==> flow/design.v <==
module rad4_exact(
    input [31:0] x,
    input [10:0] y,
    output [31:0] p
    );
    wire [2:0] sign_factor;
    wire [32:0] PP_2;
    wire [32:0] PP_1;
    wire [32:0] PP_0;
    wire [2:0] tmp1;
    wire [2:0] tmp0;
    assign tmp1 = {y[10],y[10:9]}; 
    assign tmp0 = {y[1:0],1'b0};
    rad4_BE2 PP2_gen(
        .x1(tmp1),
        .y(x),
        .sign_factor(sign_factor[2]),
        .PP(PP_2)
        );
    rad4_BE2 PP1_gen(
        .x1(y[3:1]),
        .y(x),
        .sign_factor(sign_factor[1]),
        .PP(PP_1)
        );
    rad4_BE2 PP0_gen(
        .x1(tmp0),
        .y(x),
        .sign_factor(sign_factor[0]),
        .PP(PP_0)
        );
    PP_add2 Final(
        .sign_factor(sign_factor),
        .PP_2(PP_2),
        .PP_1(PP_1),
        .PP_0(PP_0),
        .p(p)
        );
endmodule
module rad4_BE2(
    input [2:0] x1,
    input [31:0] y,
    output sign_factor,
    output [32:0] PP
    );
    wire one, two, sign;
    code2 encode2_block(
        .one(one),
        .two(two),
        .sign(sign),
        .y2(x1[2]),
        .y1(x1[1]),
        .y0(x1[0])
        );
    wire [32:0] tmp1_pp; 
    assign tmp1_pp = {y[31],y};  
    wire [33:0] out1;
    assign out1[0] = sign;
    genvar i;
    generate
        for ( i = 0; i < 33; i = i+1 )
            begin : pp_rad4_first 
            product2 pp_pr(tmp1_pp[i],out1[i],one,two,sign,PP[i],out1[i+1]);
            end
    endgenerate
    assign sign_factor = sign;
endmodule
module code2(one,two,sign,y2,y1,y0);  
	input y2,y1,y0;                     
	output one,two,sign;                
	wire [1:0]k;                        
	xor x1(one,y0,y1);                  
	xor x2(k[1],y2,y1);                 
	not n1(k[0],one);                   
	and a1(two,k[0],k[1]);              
	assign sign=y2;                     
endmodule   
module product2(x1,x0,one,two,sign,p,i);
	input x1,x0,sign,one,two;
	output p,i;
	wire [1:0] k;
	xor xo1(i,x1,sign);
	and a1(k[1],i,one);
	and a0(k[0],x0,two);
	or o1(p,k[1],k[0]);
endmodule
module sgn_gen2(one,two,sign,sign_factor);
    input sign,one,two;
    output sign_factor;
    wire k;
    or o1(k,one,two);
    and a1(sign_factor,sign,k);
endmodule
module PP_add2(
    input [2:0] sign_factor,
    input [32:0] PP_2,
    input [32:0] PP_1,
    input [32:0] PP_0,
    output [31:0] p
    );
    wire [2:0] E_MSB;
    assign E_MSB[0] = ~ PP_0[32];
    assign E_MSB[1] = ~ PP_1[32];
    assign E_MSB[2] = ~ PP_2[32];
    wire [36:0] sum00_FA;
    wire [36:0] carry00_FA;
    wire [36:0] tmp001_FA;
    wire [36:0] tmp002_FA;
    wire [36:0] tmp003_FA;
    assign tmp001_FA = {E_MSB[0],{3{PP_0[32]}},PP_0};
    assign tmp002_FA = {E_MSB[1],PP_1[32],PP_1,sign_factor[2],sign_factor[0]};
    assign tmp003_FA = {PP_2[26:0],{7{sign_factor[2]}},sign_factor[2],{2{sign_factor[2]}}};
    genvar i001;
    generate
        for (i001 = 0; i001 < 37; i001 = i001 + 1)
            begin : pp_FAd200
            FAd2 pp_FAd2(tmp001_FA[i001],tmp002_FA[i001], tmp003_FA[i001], carry00_FA[i001],sum00_FA[i001]);
            end
    endgenerate
    wire [4:0] sum00_HA;
    wire [4:0] carry00_HA;
    wire [4:0] tmp001_HA;
    wire [4:0] tmp002_HA;
    assign tmp001_HA = {5{1'b1}};
    assign tmp002_HA = {PP_2[31:27]};
    genvar i002;
    generate
        for (i002 = 0; i002 < 5; i002 = i002 + 1)
            begin : pp_HAd200
            HAd2 pp_HAd2(tmp001_HA[i002],tmp002_HA[i002],carry00_HA[i002],sum00_HA[i002]);
            end
    endgenerate
    wire [41:0] tmp_sum;
    wire [41:0] tmp_add1;
    wire [41:0] tmp_add2;
    assign tmp_add1 = {sum00_HA[5:0],sum00_FA};
    assign tmp_add2 = {carry00_HA[4:0],carry00_FA,sign_factor[2]}; 
    assign tmp_sum = tmp_add1 + tmp_add2;
    assign p = tmp_sum[41:10];
endmodule
module FAd2(a,b,c,cy,sm);
	input a,b,c;
	output cy,sm;
	wire x,y,z;
	xor x1(x,a,b);
	xor x2(sm,x,c);
	and a1(y,a,b);
	and a2(z,x,c);
	or o1(cy,y,z);
endmodule 
module HAd2(a,b,cy,sm);
	input a,b;
	output cy,sm;
	xor x1(sm,a,b);
	and a1(cy,a,b);
endmodule 
module rad4_odd(
    input [31:0] x,
    input [10:0] y,
    output [31:0] p
    );
    wire [2:0] sign_factor;
    wire [32:0] PP_2;
    wire [32:0] PP_1;
    wire [32:0] PP_0;
    wire [2:0] tmp;
    assign tmp = {y[6:5],1'b0};
    rad4_BE PP2_gen(
        .x1(y[10:8]),
        .y(x),
        .sign_factor(sign_factor[2]),
        .PP(PP_2)
        );
    rad4_BE PP1_gen(
        .x1(y[4:2]),
        .y(x),
        .sign_factor(sign_factor[1]),
        .PP(PP_1)
        );
    rad4_BE PP0_gen(
        .x1(y[2:0]),
        .y(x),
        .sign_factor(sign_factor[0]),
        .PP(PP_0)
        );
    PP_add Final(
        .sign_factor(sign_factor),
        .PP_2(PP_2),
        .PP_1(PP_1),
        .PP_0(PP_0),
        .p(p)
        );
endmodule
module rad4_BE(
    input [2:0] x1,
    input [31:0] y,
    output sign_factor,
    output [32:0] PP
    );
    wire one, two, sign;
    code encode_block(
        .one(one),
        .two(two),
        .sign(sign),
        .y2(x1[2]),
        .y1(x1[1]),
        .y0(x1[0])
        );
    wire [32:0] tmp1_pp; 
    assign tmp1_pp = {y[31],y};  
    wire [33:0] out1;
    assign out1[0] = sign;
    genvar i;
    generate
        for ( i = 0; i < 33; i = i+1 )
            begin : pp_rad4_first 
            product pp_pr(tmp1_pp[i],out1[i],one,two,sign,PP[i],out1[i+1]);
            end
    endgenerate
    sgn_gen sign_gen(one,two,sign,sign_factor);
endmodule
module code(one,two,sign,y2,y1,y0);  
	input y2,y1,y0;                     
	output one,two,sign;                
	wire [1:0]k;                        
	xor x1(one,y0,y1);                  
	xor x2(k[1],y2,y1);                 
	not n1(k[0],one);                   
	and a1(two,k[0],k[1]);              
	assign sign=y2;                     
endmodule   
module product(x1,x0,one,two,sign,p,i);
	input x1,x0,sign,one,two;
	output p,i;
	wire [1:0] k;
	xor xo1(i,x1,sign);
	and a1(k[1],i,one);
	and a0(k[0],x0,two);
	or o1(p,k[1],k[0]);
endmodule
module sgn_gen(one,two,sign,sign_factor);
    input sign,one,two;
    output sign_factor;
    wire k;
    or o1(k,one,two);
    and a1(sign_factor,sign,k);
endmodule
module PP_add(
    input [2:0] sign_factor,
    input [32:0] PP_2,
    input [32:0] PP_1,
    input [32:0] PP_0,
    output [31:0] p
    );
    wire [2:0] E_MSB;
    assign E_MSB[0] = ~ PP_0[32];
    assign E_MSB[1] = ~ PP_1[32];
    assign E_MSB[2] = ~ PP_2[32];
    wire [36:0] sum00_FA;
    wire [36:0] carry00_FA;
    wire [36:0] tmp001_FA;
    wire [36:0] tmp002_FA;
    wire [36:0] tmp003_FA;
    assign tmp001_FA = {E_MSB[0],{3{PP_0[32]}},PP_0};
    assign tmp002_FA = {E_MSB[1],PP_1[32],PP_1,sign_factor[2],sign_factor[0]};
    assign tmp003_FA = {PP_2[28:0],{5{sign_factor[2]}},sign_factor[2],{2{sign_factor[2]}}};
    genvar i001;
    generate
        for (i001 = 0; i001 < 37; i001 = i001 + 1)
            begin : pp_fad00
            FAd pp_fad(tmp001_FA[i001],tmp002_FA[i001], tmp003_FA[i001], carry00_FA[i001],sum00_FA[i001]);
            end
    endgenerate
    wire [4:0] sum00_HA;
    wire [4:0] carry00_HA;
    wire [4:0] tmp001_HA;
    wire [4:0] tmp002_HA;
    assign tmp001_HA = {5{1'b1}};
    assign tmp002_HA = {PP_2[32],PP_2[32:29]};
    genvar i002;
    generate
        for (i002 = 0; i002 < 5; i002 = i002 + 1)
            begin : pp_had00
            HAd pp_had(tmp001_HA[i002],tmp002_HA[i002],carry00_HA[i002],sum00_HA[i002]);
            end
    endgenerate
    wire [41:0] tmp_sum;
    wire [41:0] tmp_add1;
    wire [41:0] tmp_add2;
    assign tmp_add1 = {sum00_HA[4:0],sum00_FA,1'b0};  
    assign tmp_add2 = {carry00_HA[3:0],carry00_FA,1'b0,1'b0};  
    assign tmp_sum = tmp_add1 + tmp_add2;
    assign p = tmp_sum[41:10];
endmodule
module FAd(a,b,c,cy,sm);
	input a,b,c;
	output cy,sm;
	wire x,y,z;
	xor x1(x,a,b);
	xor x2(sm,x,c);
	and a1(y,a,b);
	and a2(z,x,c);
	or o1(cy,y,z);
endmodule 
module HAd(a,b,cy,sm);
	input a,b;
	output cy,sm;
	xor x1(sm,a,b);
	and a1(cy,a,b);
endmodule 
module rad4_odd_trunc(
    input [31:0] x,
    input [10:0] y,
    output [31:0] p
    );
    wire [2:0] sign_factor;
    wire [32:0] PP_2;
    wire [32:0] PP_1;
    wire [32:0] PP_0;
    wire [2:0] tmp;
    assign tmp = {y[6:5],1'b0};
    rad4_BE5 PP2_gen(
        .x1(y[10:8]),
        .y(x),
        .sign_factor(sign_factor[2]),
        .PP(PP_2)
        );
    rad4_BE5 PP1_gen(
        .x1(y[8:6]),
        .y(x),
        .sign_factor(sign_factor[1]),
        .PP(PP_1)
        );
    rad4_BE5 PP0_gen(
        .x1(tmp),
        .y(x),
        .sign_factor(sign_factor[0]),
        .PP(PP_0)
        );
    PP_add5 Final(
        .sign_factor(sign_factor),
        .PP_2(PP_2),
        .PP_1(PP_1),
        .PP_0(PP_0),
        .p(p)
        );
endmodule
module rad4_BE5(
    input [2:0] x1,
    input [31:0] y,
    output sign_factor,
    output [32:0] PP
    );
    wire one, two, sign;
    code5 encode5_block(
        .one(one),
        .two(two),
        .sign(sign),
        .y2(x1[2]),
        .y1(x1[1]),
        .y0(x1[0])
        );
    wire [32:0] tmp1_pp; 
    assign tmp1_pp = {y[31],y};  
    wire [33:0] out1;
    assign out1[0] = sign;
    genvar i;
    generate
        for ( i = 0; i < 33; i = i+1 )
            begin : pp_rad4_first 
            product5 pp_pr(tmp1_pp[i],out1[i],one,two,sign,PP[i],out1[i+1]);
            end
    endgenerate
    sgn_gen5 sign_gen(one,two,sign,sign_factor);
endmodule
module code5(one,two,sign,y2,y1,y0);  
	input y2,y1,y0;                     
	output one,two,sign;                
	wire [1:0]k;                        
	xor x1(one,y0,y1);                  
	xor x2(k[1],y2,y1);                 
	not n1(k[0],one);                   
	and a1(two,k[0],k[1]);              
	assign sign=y2;                     
endmodule   
module product5(x1,x0,one,two,sign,p,i);
	input x1,x0,sign,one,two;
	output p,i;
	wire [1:0] k;
	xor xo1(i,x1,sign);
	and a1(k[1],i,one);
	and a0(k[0],x0,two);
	or o1(p,k[1],k[0]);
endmodule
module sgn_gen5(one,two,sign,sign_factor);
    input sign,one,two;
    output sign_factor;
    wire k;
    or o1(k,one,two);
    and a1(sign_factor,sign,k);
endmodule
module PP_add5(
    input [2:0] sign_factor,
    input [32:0] PP_2,
    input [32:0] PP_1,
    input [32:0] PP_0,
    output [31:0] p
    );
    wire [34:0] sum00_FA;
    wire [34:0] carry00_FA;
    wire [34:0] tmp001_FA;
    wire [34:0] tmp002_FA;
    wire [34:0] tmp003_FA;
    assign tmp001_FA = {{5{PP_0[32]}},PP_0[32:4],PP_0[2]};
    assign tmp002_FA = {{3{PP_1[32]}},PP_1[32:2],PP_1[0]};
    assign tmp003_FA = {PP_2[32],PP_2,sign_factor[1]};
    genvar i001;
    generate
        for (i001 = 0; i001 < 35; i001 = i001 + 1)
            begin : pp_FAd500
            FAd5 pp_FAd5(tmp001_FA[i001],tmp002_FA[i001], tmp003_FA[i001], carry00_FA[i001],sum00_FA[i001]);
            end
    endgenerate
    wire sum00_HA;
    wire carry00_HA;
    HAd5 pp_HAd500(PP_0[3],PP_1[1],carry00_HA,sum00_HA);
    wire sum10_FA;
    wire carry10_FA;
    FAd5 pp_FAd510(sum00_FA[1],carry00_HA,sign_factor[2],carry10_FA,sum10_FA);
    wire [32:0] sum10_HA;
    wire [32:0] carry10_HA;
    wire [32:0] tmp011_HA;
    wire [32:0] tmp012_HA;
    assign tmp011_HA = {sum00_FA[34:2]};
    assign tmp012_HA = {carry00_FA[33:1]};
    genvar i002;
    generate
        for (i002 = 0; i002 < 33; i002 = i002 + 1)
            begin : pp_HAd510
            HAd5 pp_FAd5(tmp011_HA[i002],tmp012_HA[i002], carry10_HA[i002],sum10_HA[i002]);
            end
    endgenerate
    wire [42:0] tmp_sum;
    wire [42:0] tmp_add1;
    wire [42:0] tmp_add2;
    assign tmp_add1 = {sum10_HA,sum10_FA,sum00_HA,sum00_FA[0],PP_0[1:0],5'b0};
    assign tmp_add2 = {carry10_HA[31:0],carry10_FA,1'b0,carry00_FA[0],2'b0,sign_factor[0],5'b0}; 
    assign tmp_sum = tmp_add1 + tmp_add2;
    assign p = {tmp_sum[41:10]};
endmodule
module FAd5(a,b,c,cy,sm);
	input a,b,c;
	output cy,sm;
	wire x,y,z;
	xor x1(x,a,b);
	xor x2(sm,x,c);
	and a1(y,a,b);
	and a2(z,x,c);
	or o1(cy,y,z);
endmodule 
module HAd5(a,b,cy,sm);
	input a,b;
	output cy,sm;
	xor x1(sm,a,b);
	and a1(cy,a,b);
endmodule 
module rad4_odd_trunc1(
    input [31:0] x,
    input [10:0] y,
    output [31:0] p
    );
    wire [2:0] sign_factor;
    wire [32:0] PP_2;
    wire [32:0] PP_1;
    wire [32:0] PP_0;
    wire [2:0] tmp;
    assign tmp = {y[6:5],1'b0};
    rad4_BE4 PP2_gen(
        .x1(y[10:8]),
        .y(x),
        .sign_factor(sign_factor[2]),
        .PP(PP_2)
        );
    rad4_BE4 PP1_gen(
        .x1(y[8:6]),
        .y(x),
        .sign_factor(sign_factor[1]),
        .PP(PP_1)
        );
    rad4_BE4 PP0_gen(
        .x1(tmp),
        .y(x),
        .sign_factor(sign_factor[0]),
        .PP(PP_0)
        );
    PP_add4 Final(
        .sign_factor(sign_factor),
        .PP_2(PP_2),
        .PP_1(PP_1),
        .PP_0(PP_0),
        .p(p)
        );
endmodule
module rad4_BE4(
    input [2:0] x1,
    input [31:0] y,
    output sign_factor,
    output [32:0] PP
    );
    wire one, two, sign;
    code4 encode4_block(
        .one(one),
        .two(two),
        .sign(sign),
        .y2(x1[2]),
        .y1(x1[1]),
        .y0(x1[0])
        );
    wire [32:0] tmp1_pp; 
    assign tmp1_pp = {y[31],y};  
    wire [33:0] out1;
    assign out1[0] = sign;
    genvar i;
    generate
        for ( i = 0; i < 33; i = i+1 )
            begin : pp_rad4_first 
            product4 pp_pr(tmp1_pp[i],out1[i],one,two,sign,PP[i],out1[i+1]);
            end
    endgenerate
    sgn_gen4 sign_gen(one,two,sign,sign_factor);
endmodule
module code4(one,two,sign,y2,y1,y0);  
	input y2,y1,y0;                     
	output one,two,sign;                
	wire [1:0]k;                        
	xor x1(one,y0,y1);                  
	xor x2(k[1],y2,y1);                 
	not n1(k[0],one);                   
	and a1(two,k[0],k[1]);              
	assign sign=y2;                     
endmodule   
module product4(x1,x0,one,two,sign,p,i);
	input x1,x0,sign,one,two;
	output p,i;
	wire [1:0] k;
	xor xo1(i,x1,sign);
	and a1(k[1],i,one);
	and a0(k[0],x0,two);
	or o1(p,k[1],k[0]);
endmodule
module sgn_gen4(one,two,sign,sign_factor);
    input sign,one,two;
    output sign_factor;
    wire k;
    or o1(k,one,two);
    and a1(sign_factor,sign,k);
endmodule
module PP_add4(
    input [2:0] sign_factor,
    input [32:0] PP_2,
    input [32:0] PP_1,
    input [32:0] PP_0,
    output [31:0] p
    );
    wire [34:0] sum00_FA;
    wire [34:0] carry00_FA;
    wire [34:0] tmp001_FA;
    wire [34:0] tmp002_FA;
    wire [34:0] tmp003_FA;
    assign tmp001_FA = {{5{PP_0[32]}},PP_0[32:4],PP_0[2]};
    assign tmp002_FA = {{3{PP_1[32]}},PP_1[32:2],PP_1[0]};
    assign tmp003_FA = {PP_2[32],PP_2,sign_factor[1]};
    genvar i001;
    generate
        for (i001 = 0; i001 < 35; i001 = i001 + 1)
            begin : pp_FAd400
            FAd4 pp_FAd4(tmp001_FA[i001],tmp002_FA[i001], tmp003_FA[i001], carry00_FA[i001],sum00_FA[i001]);
            end
    endgenerate
    wire sum00_HA;
    wire carry00_HA;
    HAd4 pp_HAd400(PP_0[3],PP_1[1],carry00_HA,sum00_HA);
    wire sum10_FA;
    wire carry10_FA;
    FAd4 pp_FAd410(sum00_FA[1],carry00_HA,sign_factor[2],carry10_FA,sum10_FA);
    wire [32:0] sum10_HA;
    wire [32:0] carry10_HA;
    wire [32:0] tmp011_HA;
    wire [32:0] tmp012_HA;
    assign tmp011_HA = {sum00_FA[34:2]};
    assign tmp012_HA = {carry00_FA[33:1]};
    genvar i002;
    generate
        for (i002 = 0; i002 < 33; i002 = i002 + 1)
            begin : pp_HAd410
            HAd4 pp_FAd4(tmp011_HA[i002],tmp012_HA[i002], carry10_HA[i002],sum10_HA[i002]);
            end
    endgenerate
    wire [42:0] tmp_sum;
    wire [42:0] tmp_add1;
    wire [42:0] tmp_add2;
    assign tmp_add1 = {sum10_HA,sum10_FA,sum00_HA,sum00_FA[0],PP_0[1:0],5'b0};
    assign tmp_add2 = {carry10_HA[31:0],carry10_FA,1'b0,carry00_FA[0],2'b0,sign_factor[0],5'b0}; 
    assign tmp_sum = tmp_add1 + tmp_add2;
    assign p = {tmp_sum[41:10]};
endmodule
module FAd4(a,b,c,cy,sm);
	input a,b,c;
	output cy,sm;
	wire x,y,z;
	xor x1(x,a,b);
	xor x2(sm,x,c);
	and a1(y,a,b);
	and a2(z,x,c);
	or o1(cy,y,z);
endmodule 
module HAd4(a,b,cy,sm);
	input a,b;
	output cy,sm;
	xor x1(sm,a,b);
	and a1(cy,a,b);
endmodule 
module fos_exact_v1(
    input [31:0] x_in,
    input [10:0] a1,
    input clk,
    input reset,
    output [31:0] y_out);
    wire signed [31:0] Data_feedforward;
    wire signed [31:0] Data_feedback;
    wire signed [31:0] sum0;
    reg signed  [31:0] Samples_in1; 
    reg signed  [31:0] Samples_in2; 
    reg signed  [31:0] Samples_out; 
    assign Data_feedforward = {Samples_in2}; 
    assign y_out = Samples_in1 - Data_feedforward - Data_feedback; 
    rad4_odd_trunc mult(Samples_out,a1,Data_feedback);
   always @ (posedge clk) 
   if(reset == 1) begin
         Samples_in1 <= 0; 
         Samples_in2 <= 0; 
         Samples_out <= 0; 
      end 
   else begin 
      Samples_in1 <= x_in; 
      Samples_in2 <= Samples_in1; 
      Samples_out <= y_out; 
   end 
endmodule
module fos_exact_v2(
    input [31:0] x_in,
    input [10:0] a1,
    input clk,
    input reset,
    output [31:0] y_out);
    wire signed [31:0] Data_feedforward;
    wire signed [31:0] Data_feedback;
    wire signed [31:0] sum0;
    reg signed  [31:0] Samples_in1; 
    reg signed  [31:0] Samples_in2; 
    reg signed  [31:0] Samples_out; 
    assign Data_feedforward = {Samples_in2}; 
    assign y_out = Samples_in1 - Data_feedforward - Data_feedback; 
    rad4_exact mult(Samples_out,a1,Data_feedback);
   always @ (posedge clk) 
   if(reset == 1) begin
         Samples_in1 <= 0; 
         Samples_in2 <= 0; 
         Samples_out <= 0; 
      end 
   else begin 
      Samples_in1 <= x_in; 
      Samples_in2 <= Samples_in1; 
      Samples_out <= y_out; 
   end 
endmodule
module fos_exact_v3(
    input [31:0] x_in,
    input [10:0] a1,
    input [10:0] b1,
    input clk,
    input reset,
    output [31:0] y_out);
    wire signed [31:0] Data_feedforward;
    wire signed [31:0] Data_feedback;
    wire signed [31:0] sum0;
    reg signed  [31:0] Samples_in1; 
    reg signed  [31:0] Samples_in2; 
    reg signed  [31:0] Samples_out; 
    assign y_out = Samples_in1 + Data_feedforward - Data_feedback; 
    rad4_odd_trunc1 mult(Samples_out,a1,Data_feedback);
    rad4_odd_trunc1 mult1(Samples_in2,b1,Data_feedforward);                     
   always @ (posedge clk) 
   if(reset == 1) begin
         Samples_in1 <= 0; 
         Samples_in2 <= 0; 
         Samples_out <= 0; 
      end 
   else begin 
      Samples_in1 <= x_in; 
      Samples_in2 <= Samples_in1; 
      Samples_out <= y_out; 
   end 
endmodule
module fos_exact_v4(
    input [31:0] x_in,
    input [10:0] a1,
    input clk,
    input reset,
    output [31:0] y_out);
    wire signed [31:0] Data_feedforward;
    wire signed [31:0] Data_feedback;
    wire signed [31:0] sum0;
    reg signed  [31:0] Samples_in1; 
    reg signed  [31:0] Samples_in2; 
    reg signed  [31:0] Samples_out; 
    assign y_out = Samples_in1 - Data_feedback; 
    rad4_odd mult(Samples_out,a1,Data_feedback);
   always @ (posedge clk) 
   if(reset == 1) begin
         Samples_in1 <= 0; 
         Samples_in2 <= 0; 
         Samples_out <= 0; 
      end 
   else begin 
      Samples_in1 <= x_in; 
      Samples_in2 <= Samples_in1; 
      Samples_out <= y_out; 
   end 
endmodule
`timescale 1ns / 10ps
module a_filter_approx(
    input [31:0] x_in,
    input clk,
    input [5:0] reset,
    output [31:0] y_out);
    wire [10:0] a1_1;
    wire [10:0] a1_2;
    wire [10:0] a1_3;
    wire [10:0] a1_4;
    wire [10:0] b1;
    assign a1_1 = -11'sd192;
    assign a1_2 = -11'sd1021;
    assign a1_3 = -11'sd928;
    assign a1_4 = -11'sd1010;
    assign b1 = 11'sd307;
    wire [31:0] y_1;
    wire [31:0] y_2;
    wire [31:0] y_3;
    wire [31:0] y_4;
    wire [31:0] y_5;
    fos_exact_v4 first_stage(x_in,a1_4,clk,reset[0],y_1);
    fos_exact_v3 second_stage(y_1,a1_3,b1,clk,reset[1],y_2);
    fos_exact_v2 third_stage(y_2,a1_2,clk,reset[2],y_3);
    fos_exact_v2 fourth_stage(y_3,a1_2,clk,reset[3],y_4);
    fos_exact_v1 fifth_stage(y_4,a1_1,clk,reset[4],y_5);
    fos_exact_v1 sixth_stage(y_5,a1_1,clk,reset[5],y_out);
endmodule
# ---- Reports on a_filter_approx
# What the tools print for a_filter_approx, step after step.
# Lines are those of the file above, counted from 1.
# Operators: Yosys type, input widths -> output width; for muxes data width and select width s.
# Library cell names are shortened.
# The mark - stands for no value.
dict set report design {
  top_module {a_filter_approx}
  clk_port {clk}
  library {sky130hd}
  corner {tt_025C_1v80}
}

# ---- Elaborated design
# Counts by Yosys on the flattened word-level netlist (proc, flatten, opt, wreduce; memories kept). Register bits leave out memories and registers merged into their read ports (data or address); mux counts leave out enables and synchronous resets folded into registers. Print and check cells are left out. Cells with the same type and inputs are merged into one.
dict set report word_totals {
  register_bits 544
  output_inout_bits 32
  word_cells 1416
}
dict set report op_classes {
  add_sub_neg 18
  logic 1381
}
# operator n
set op_table {}
lappend op_table {{$xor 1x1->1} 492}
lappend op_table {{$and 1x1->1} 484}
lappend op_table {{$sub 32x32->32} 8}
lappend op_table {{$not 1->1} 250}
lappend op_table {{$add 42x42->42} 5}
lappend op_table {{$or 1x1->1} 155}
lappend op_table {{$add 40x40->41} 2}
lappend op_table {{$sub 32x31->32} 2}
lappend op_table {{$add 32x32->32} 1}

# ---- Longest topological paths
# Yosys ltp: most cells in a row. Word level: on the elaborated netlist, between registers, memories and ports. Mapped: between sequential cells and ports; inverters and the memories' decode and read muxes count.
dict set report depth {
  word_depth 8
  abc_area 0
  depth_mapped 31
}

# ---- Netlist
# Source: synth_stat.txt of the flow (Yosys; design flattened, memories mapped). It holds for the ABC_AREA given above (unset counts as 0); a run with the other value may have another netlist.
# The area totals of this step are shown rounded.
dict set report mapped {
  mapped_cells 5048
  yosys_area_um2 43800
  flip_flops 544
  buffers 71
}
# cell n
set by_type {}
lappend by_type {dfxtp_1 544}
lappend by_type {ha_1 650}
lappend by_type {fa_1 287}
lappend by_type {inv_1 944}
lappend by_type {nor2_1 620}
lappend by_type {xnor2_1 216}
lappend by_type {a21oi_1 298}
lappend by_type {a21o_1 183}
lappend by_type {xor2_1 143}
lappend by_type {nor2b_1 141}
lappend by_type {o21ai_0 149}
lappend by_type {nand2_1 159}
lappend by_type {o21a_1 57}
lappend by_type {nand3_1 60}
lappend by_type {nor3_1 60}
lappend by_type {o21bai_1 39}
lappend by_type {nand2b_1 41}
lappend by_type {clkbuf_1 68}
# Not listed: further types 59, cells in them 389.
# By module: a second synthesis without flattening, with its own total; a netlist apart from the flattened one above.
dict set report unflattened {
  cells_unflattened 6984
  area_unflattened_um2 63100
}
# Each row is one instance without its submodules.
# mod instances n_cells area_um2 mod_seq_area_um2
set modules {}
lappend modules {fos_exact_v1 2 610 5600 1920}
lappend modules {fos_exact_v2 2 597 5580 1920}
lappend modules {fos_exact_v3 1 648 5680 1920}
lappend modules {PP_add2 2 288 2090 0.0}
lappend modules {fos_exact_v4 1 406 3540 1280}
lappend modules {{(name not given)} 198 2 17.5 0.0}
lappend modules {{(name not given)} 198 2 17.5 0.0}
lappend modules {{(name not given)} 198 2 17.5 0.0}
lappend modules {PP_add4 2 195 1440 0.0}
lappend modules {PP_add5 2 195 1440 0.0}
lappend modules {PP_add 1 249 1840 0.0}
lappend modules {{(name not given)} 99 2 17.5 0.0}
lappend modules {FAd2 74 1 20.0 0.0}
lappend modules {FAd4 70 1 20.0 0.0}
# Further modules, not shown: 22.

# ---- Worst setup path after synthesis
# Source: OpenSTA report_checks on the synthesized netlist (no wires, ideal clock, input and output delay 20% of the period each), path of least setup slack; recovery checks are left aside. Register names are those of the netlist, which keeps one name where synthesis merged equal registers.
dict set report synth_path {
  kind {register -> output}
  from {register sixth_stage.Samples_out[5]}
  to {output y_out[31]}
  clock_period_ns 10.0
  out_delay_ns 2.000
  arrival_time_ns 5.288
  required_time_ns 8.000
  setup_slack_ns 2.712
  delay_ns 5.288
  stages 26
  n_path_buf 0
  period_less_setup_slack_ns 7.288
}
# "delay_ns" = arrival - input delay + setup time.
# At an output port there is no setup time.
# "stages": output pins that drive a net of the path, with the launching flip-flop's if there is one; two outputs of one cell count as two.
# "period_less_setup_slack_ns" = period - worst setup slack (recovery checks aside). The figure is calculated, with input and output delays left at 20% of the set period.
# Between the ends stands the longest chain of elaborated cells between them, by number of cells; it is not shown to be the way that was timed. Of several equally long chains one is given.
# A line is the first line of the expression or statement that the cell stems from. Yosys adds cells for indexed reads and writes and turns some case tables into memories.
dict set report synth_via {
  path_cell_list {dfxtp_1 > inv_1 > ha_1 > ha_1 > ha_1 > a21oi_1 > o21ai_1 > o311a_1 > o211ai_1 > a21oi_1 > a21o_1 > a21oi_1 > xnor2_1 > fa_1 > inv_1 > ha_1 > a21o_1 > a21o_1 > a21oi_1 > o21ai_0 > a41oi_1 > inv_1 > a211o_1 > o211ai_1 > a21oi_1 > xnor3_1}
  elab_chain_len 5
  cells_between 13
  cone_lines 6
  classes_between {add/sub (2); logic (11)}
}
# element line
set synth_rtl {}
lappend synth_rtl {{start, declared} 634} ;# reg signed  [31:0] Samples_out;
lappend synth_rtl {{start, assigned} 642} ;# Samples_out <= 0;
lappend synth_rtl {{start, assigned} 647} ;# Samples_out <= y_out;
lappend synth_rtl {{$not 1->1} -}
lappend synth_rtl {{$xor 1x1->1} 455} ;# xor x1(x,a,b);
lappend synth_rtl {{$xor 1x1->1} 464} ;# xor x1(sm,a,b);
lappend synth_rtl {{$add 40x40->41} 448} ;# assign tmp_sum = tmp_add1 + tmp_add2;
lappend synth_rtl {{$sub 32x31->32} 636} ;# assign y_out = Samples_in1 - Data_feedforward - Data_feedback;
lappend synth_rtl {{end, declared} 736} ;# output [31:0] y_out);

# ---- Path in the finished layout
# From the final timing report of stored run 1: the path of least setup slack in the routed layout; clock arrival at registers is part of the times.
dict set report layout_path {
  kind {register -> output}
  from {register sixth_stage.Samples_out[4]}
  to {output y_out[31]}
  clock_period_ns 14.7
  out_delay_ns 2.94
  arrival_time_ns 7.44
  required_time_ns 11.76
  setup_slack_ns 4.32
  stages 26
  n_path_buf 1
}
# Between the ends stands the longest chain of elaborated cells between them, by number of cells; it is not shown to be the way that was timed. Of several equally long chains one is given.
dict set report layout_via {
  path_cell_list {dfxtp_1 > inv_1 > ha_1 > ha_1 > ha_1 > nand3_1 > o21ai_0 > a21oi_1 > o31ai_1 > a21oi_1 > a311oi_1 > a21o_1 > a21oi_1 > xor2_1 > fa_1 > ha_1 > a21o_1 > a21oi_1 > o21ai_0 > a41oi_1 > inv_1 > a211o_1 > o211ai_1 > a21oi_1 > xnor3_1 > clkdlybuf4s50_1}
  elab_chain_len 5
  cells_between 13
  cone_lines 6
  classes_between {add/sub (2); logic (11)}
}
# element line
set layout_rtl {}
lappend layout_rtl {{start, declared} 634} ;# reg signed  [31:0] Samples_out;
lappend layout_rtl {{start, assigned} 642} ;# Samples_out <= 0;
lappend layout_rtl {{start, assigned} 647} ;# Samples_out <= y_out;
lappend layout_rtl {{$not 1->1} -}
lappend layout_rtl {{$xor 1x1->1} 455} ;# xor x1(x,a,b);
lappend layout_rtl {{$xor 1x1->1} 464} ;# xor x1(sm,a,b);
lappend layout_rtl {{$add 40x40->41} 448} ;# assign tmp_sum = tmp_add1 + tmp_add2;
lappend layout_rtl {{$sub 32x31->32} 636} ;# assign y_out = Samples_in1 - Data_feedforward - Data_feedback;
lappend layout_rtl {{end, declared} 736} ;# output [31:0] y_out);

; Design a_filter_approx on sky130hd. What follows are 6 stored runs of the flow, each under its own settings; their order means nothing. The constraints put input and output delay at 20% of the set period each and load the outputs with 0.01 pF.
; "achieved_clock_period_ns" = clock period - worst setup slack. The figure is calculated, with input and output delays left at 20% of the set period.
; "worst_setup_path_time_ns" means the part of the period allowed to the worst setup path (the constraints hold back 20% at inputs and 20% at outputs) less its slack; where the path has registers, the arrival times of their clocks count too.
; The measured numbers are rounded.

[stored run 1: settings]
CAP_MARGIN = 30
CORE_ASPECT_RATIO = 1.41
CORE_UTILIZATION = 56
MIN_ROUTING_LAYER = met2
PLACE_DENSITY = 0.62
SLEW_MARGIN = 25
period_ns = 14.7
CORE_MARGIN = 2
[stored run 1: results]
synth_area_um2 = 43800
die_footprint_um2 = 80400
stdcell_area_um2 = 47800
post_route_util_pct = 61.8
timing.setup.ws_ns = 4.32
timing.setup.tns_ns = 0.000
hold_worst_slack_ns = 0.441
achieved_clock_period_ns = 10.380
worst_setup_path_time_ns = 7.44
worst_path_kind = register -> output

[stored run 2: settings]
ABC_AREA = 1
CAP_MARGIN = 25
CELL_PAD_IN_SITES_DETAIL_PLACEMENT = 1
CTS_CLUSTER_DIAMETER = 386
GPL_ROUTABILITY_DRIVEN = 0
GPL_TIMING_DRIVEN = 1
MIN_ROUTING_LAYER = met1
SETUP_SLACK_MARGIN = 3.09
TNS_END_PERCENT = 65
period_ns = 14.5
CORE_MARGIN = 2
CORE_UTILIZATION = 40
SLEW_MARGIN = 20
[stored run 2: results]
synth_area_um2 = 50600
die_footprint_um2 = 129000
stdcell_area_um2 = 55500
post_route_util_pct = 44.2
timing.setup.ws_ns = 5.33
timing.setup.tns_ns = 0.000
hold_worst_slack_ns = 0.441
achieved_clock_period_ns = 9.166
worst_setup_path_time_ns = 6.27
worst_path_kind = register -> output

[stored run 3: settings]
ABC_AREA = 1
CELL_PAD_IN_SITES_DETAIL_PLACEMENT = 1
CELL_PAD_IN_SITES_GLOBAL_PLACEMENT = 2
CORE_ASPECT_RATIO = 1.36
CORE_MARGIN = 4
CORE_UTILIZATION = 34
CTS_CLUSTER_DIAMETER = 146
CTS_CLUSTER_SIZE = 76
GPL_TIMING_DRIVEN = 1
MIN_ROUTING_LAYER = met2
PLACE_DENSITY_LB_ADDON = 0.09
SLEW_MARGIN = 0
period_ns = 10.0
CAP_MARGIN = 20
[stored run 3: results]
synth_area_um2 = 50600
die_footprint_um2 = 155000
stdcell_area_um2 = 54400
post_route_util_pct = 37.0
timing.setup.ws_ns = 1.15
timing.setup.tns_ns = 0.000
hold_worst_slack_ns = 0.399
achieved_clock_period_ns = 8.849
worst_setup_path_time_ns = 6.85
worst_path_kind = register -> output

[stored run 4: settings]
CELL_PAD_IN_SITES_GLOBAL_PLACEMENT = 3
CORE_UTILIZATION = 63
CTS_CLUSTER_DIAMETER = 338
MIN_ROUTING_LAYER = met2
SETUP_SLACK_MARGIN = 0.95
SLEW_MARGIN = 10
period_ns = 5.8
CAP_MARGIN = 20
CORE_MARGIN = 2
[stored run 4: results]
outcome = did not finish, placement stopped with GPL-0301

[stored run 5: settings]
CORE_UTILIZATION = 40
period_ns = 9.35
CAP_MARGIN = 20
CORE_MARGIN = 2
SLEW_MARGIN = 20
[stored run 5: results]
synth_area_um2 = 43800
die_footprint_um2 = 112000
stdcell_area_um2 = 48200
post_route_util_pct = 44.4
timing.setup.ws_ns = 0.426
timing.setup.tns_ns = 0.000
hold_worst_slack_ns = 0.452
achieved_clock_period_ns = 8.924
worst_setup_path_time_ns = 7.05
worst_path_kind = register -> output

[stored run 6: settings]
ABC_AREA = 1
CELL_PAD_IN_SITES_DETAIL_PLACEMENT = 1
CELL_PAD_IN_SITES_GLOBAL_PLACEMENT = 3
CORE_UTILIZATION = 40
CTS_CLUSTER_DIAMETER = 146
CTS_CLUSTER_SIZE = 76
GPL_TIMING_DRIVEN = 0
SLEW_MARGIN = 0
period_ns = 10.0
CAP_MARGIN = 20
CORE_MARGIN = 2
[stored run 6: results]
synth_area_um2 = 50600
die_footprint_um2 = 129000
stdcell_area_um2 = 54100
post_route_util_pct = 43.1
timing.setup.ws_ns = 1.59
timing.setup.tns_ns = 0.000
hold_worst_slack_ns = 0.441
achieved_clock_period_ns = 8.415
worst_setup_path_time_ns = 6.41
worst_path_kind = register -> output
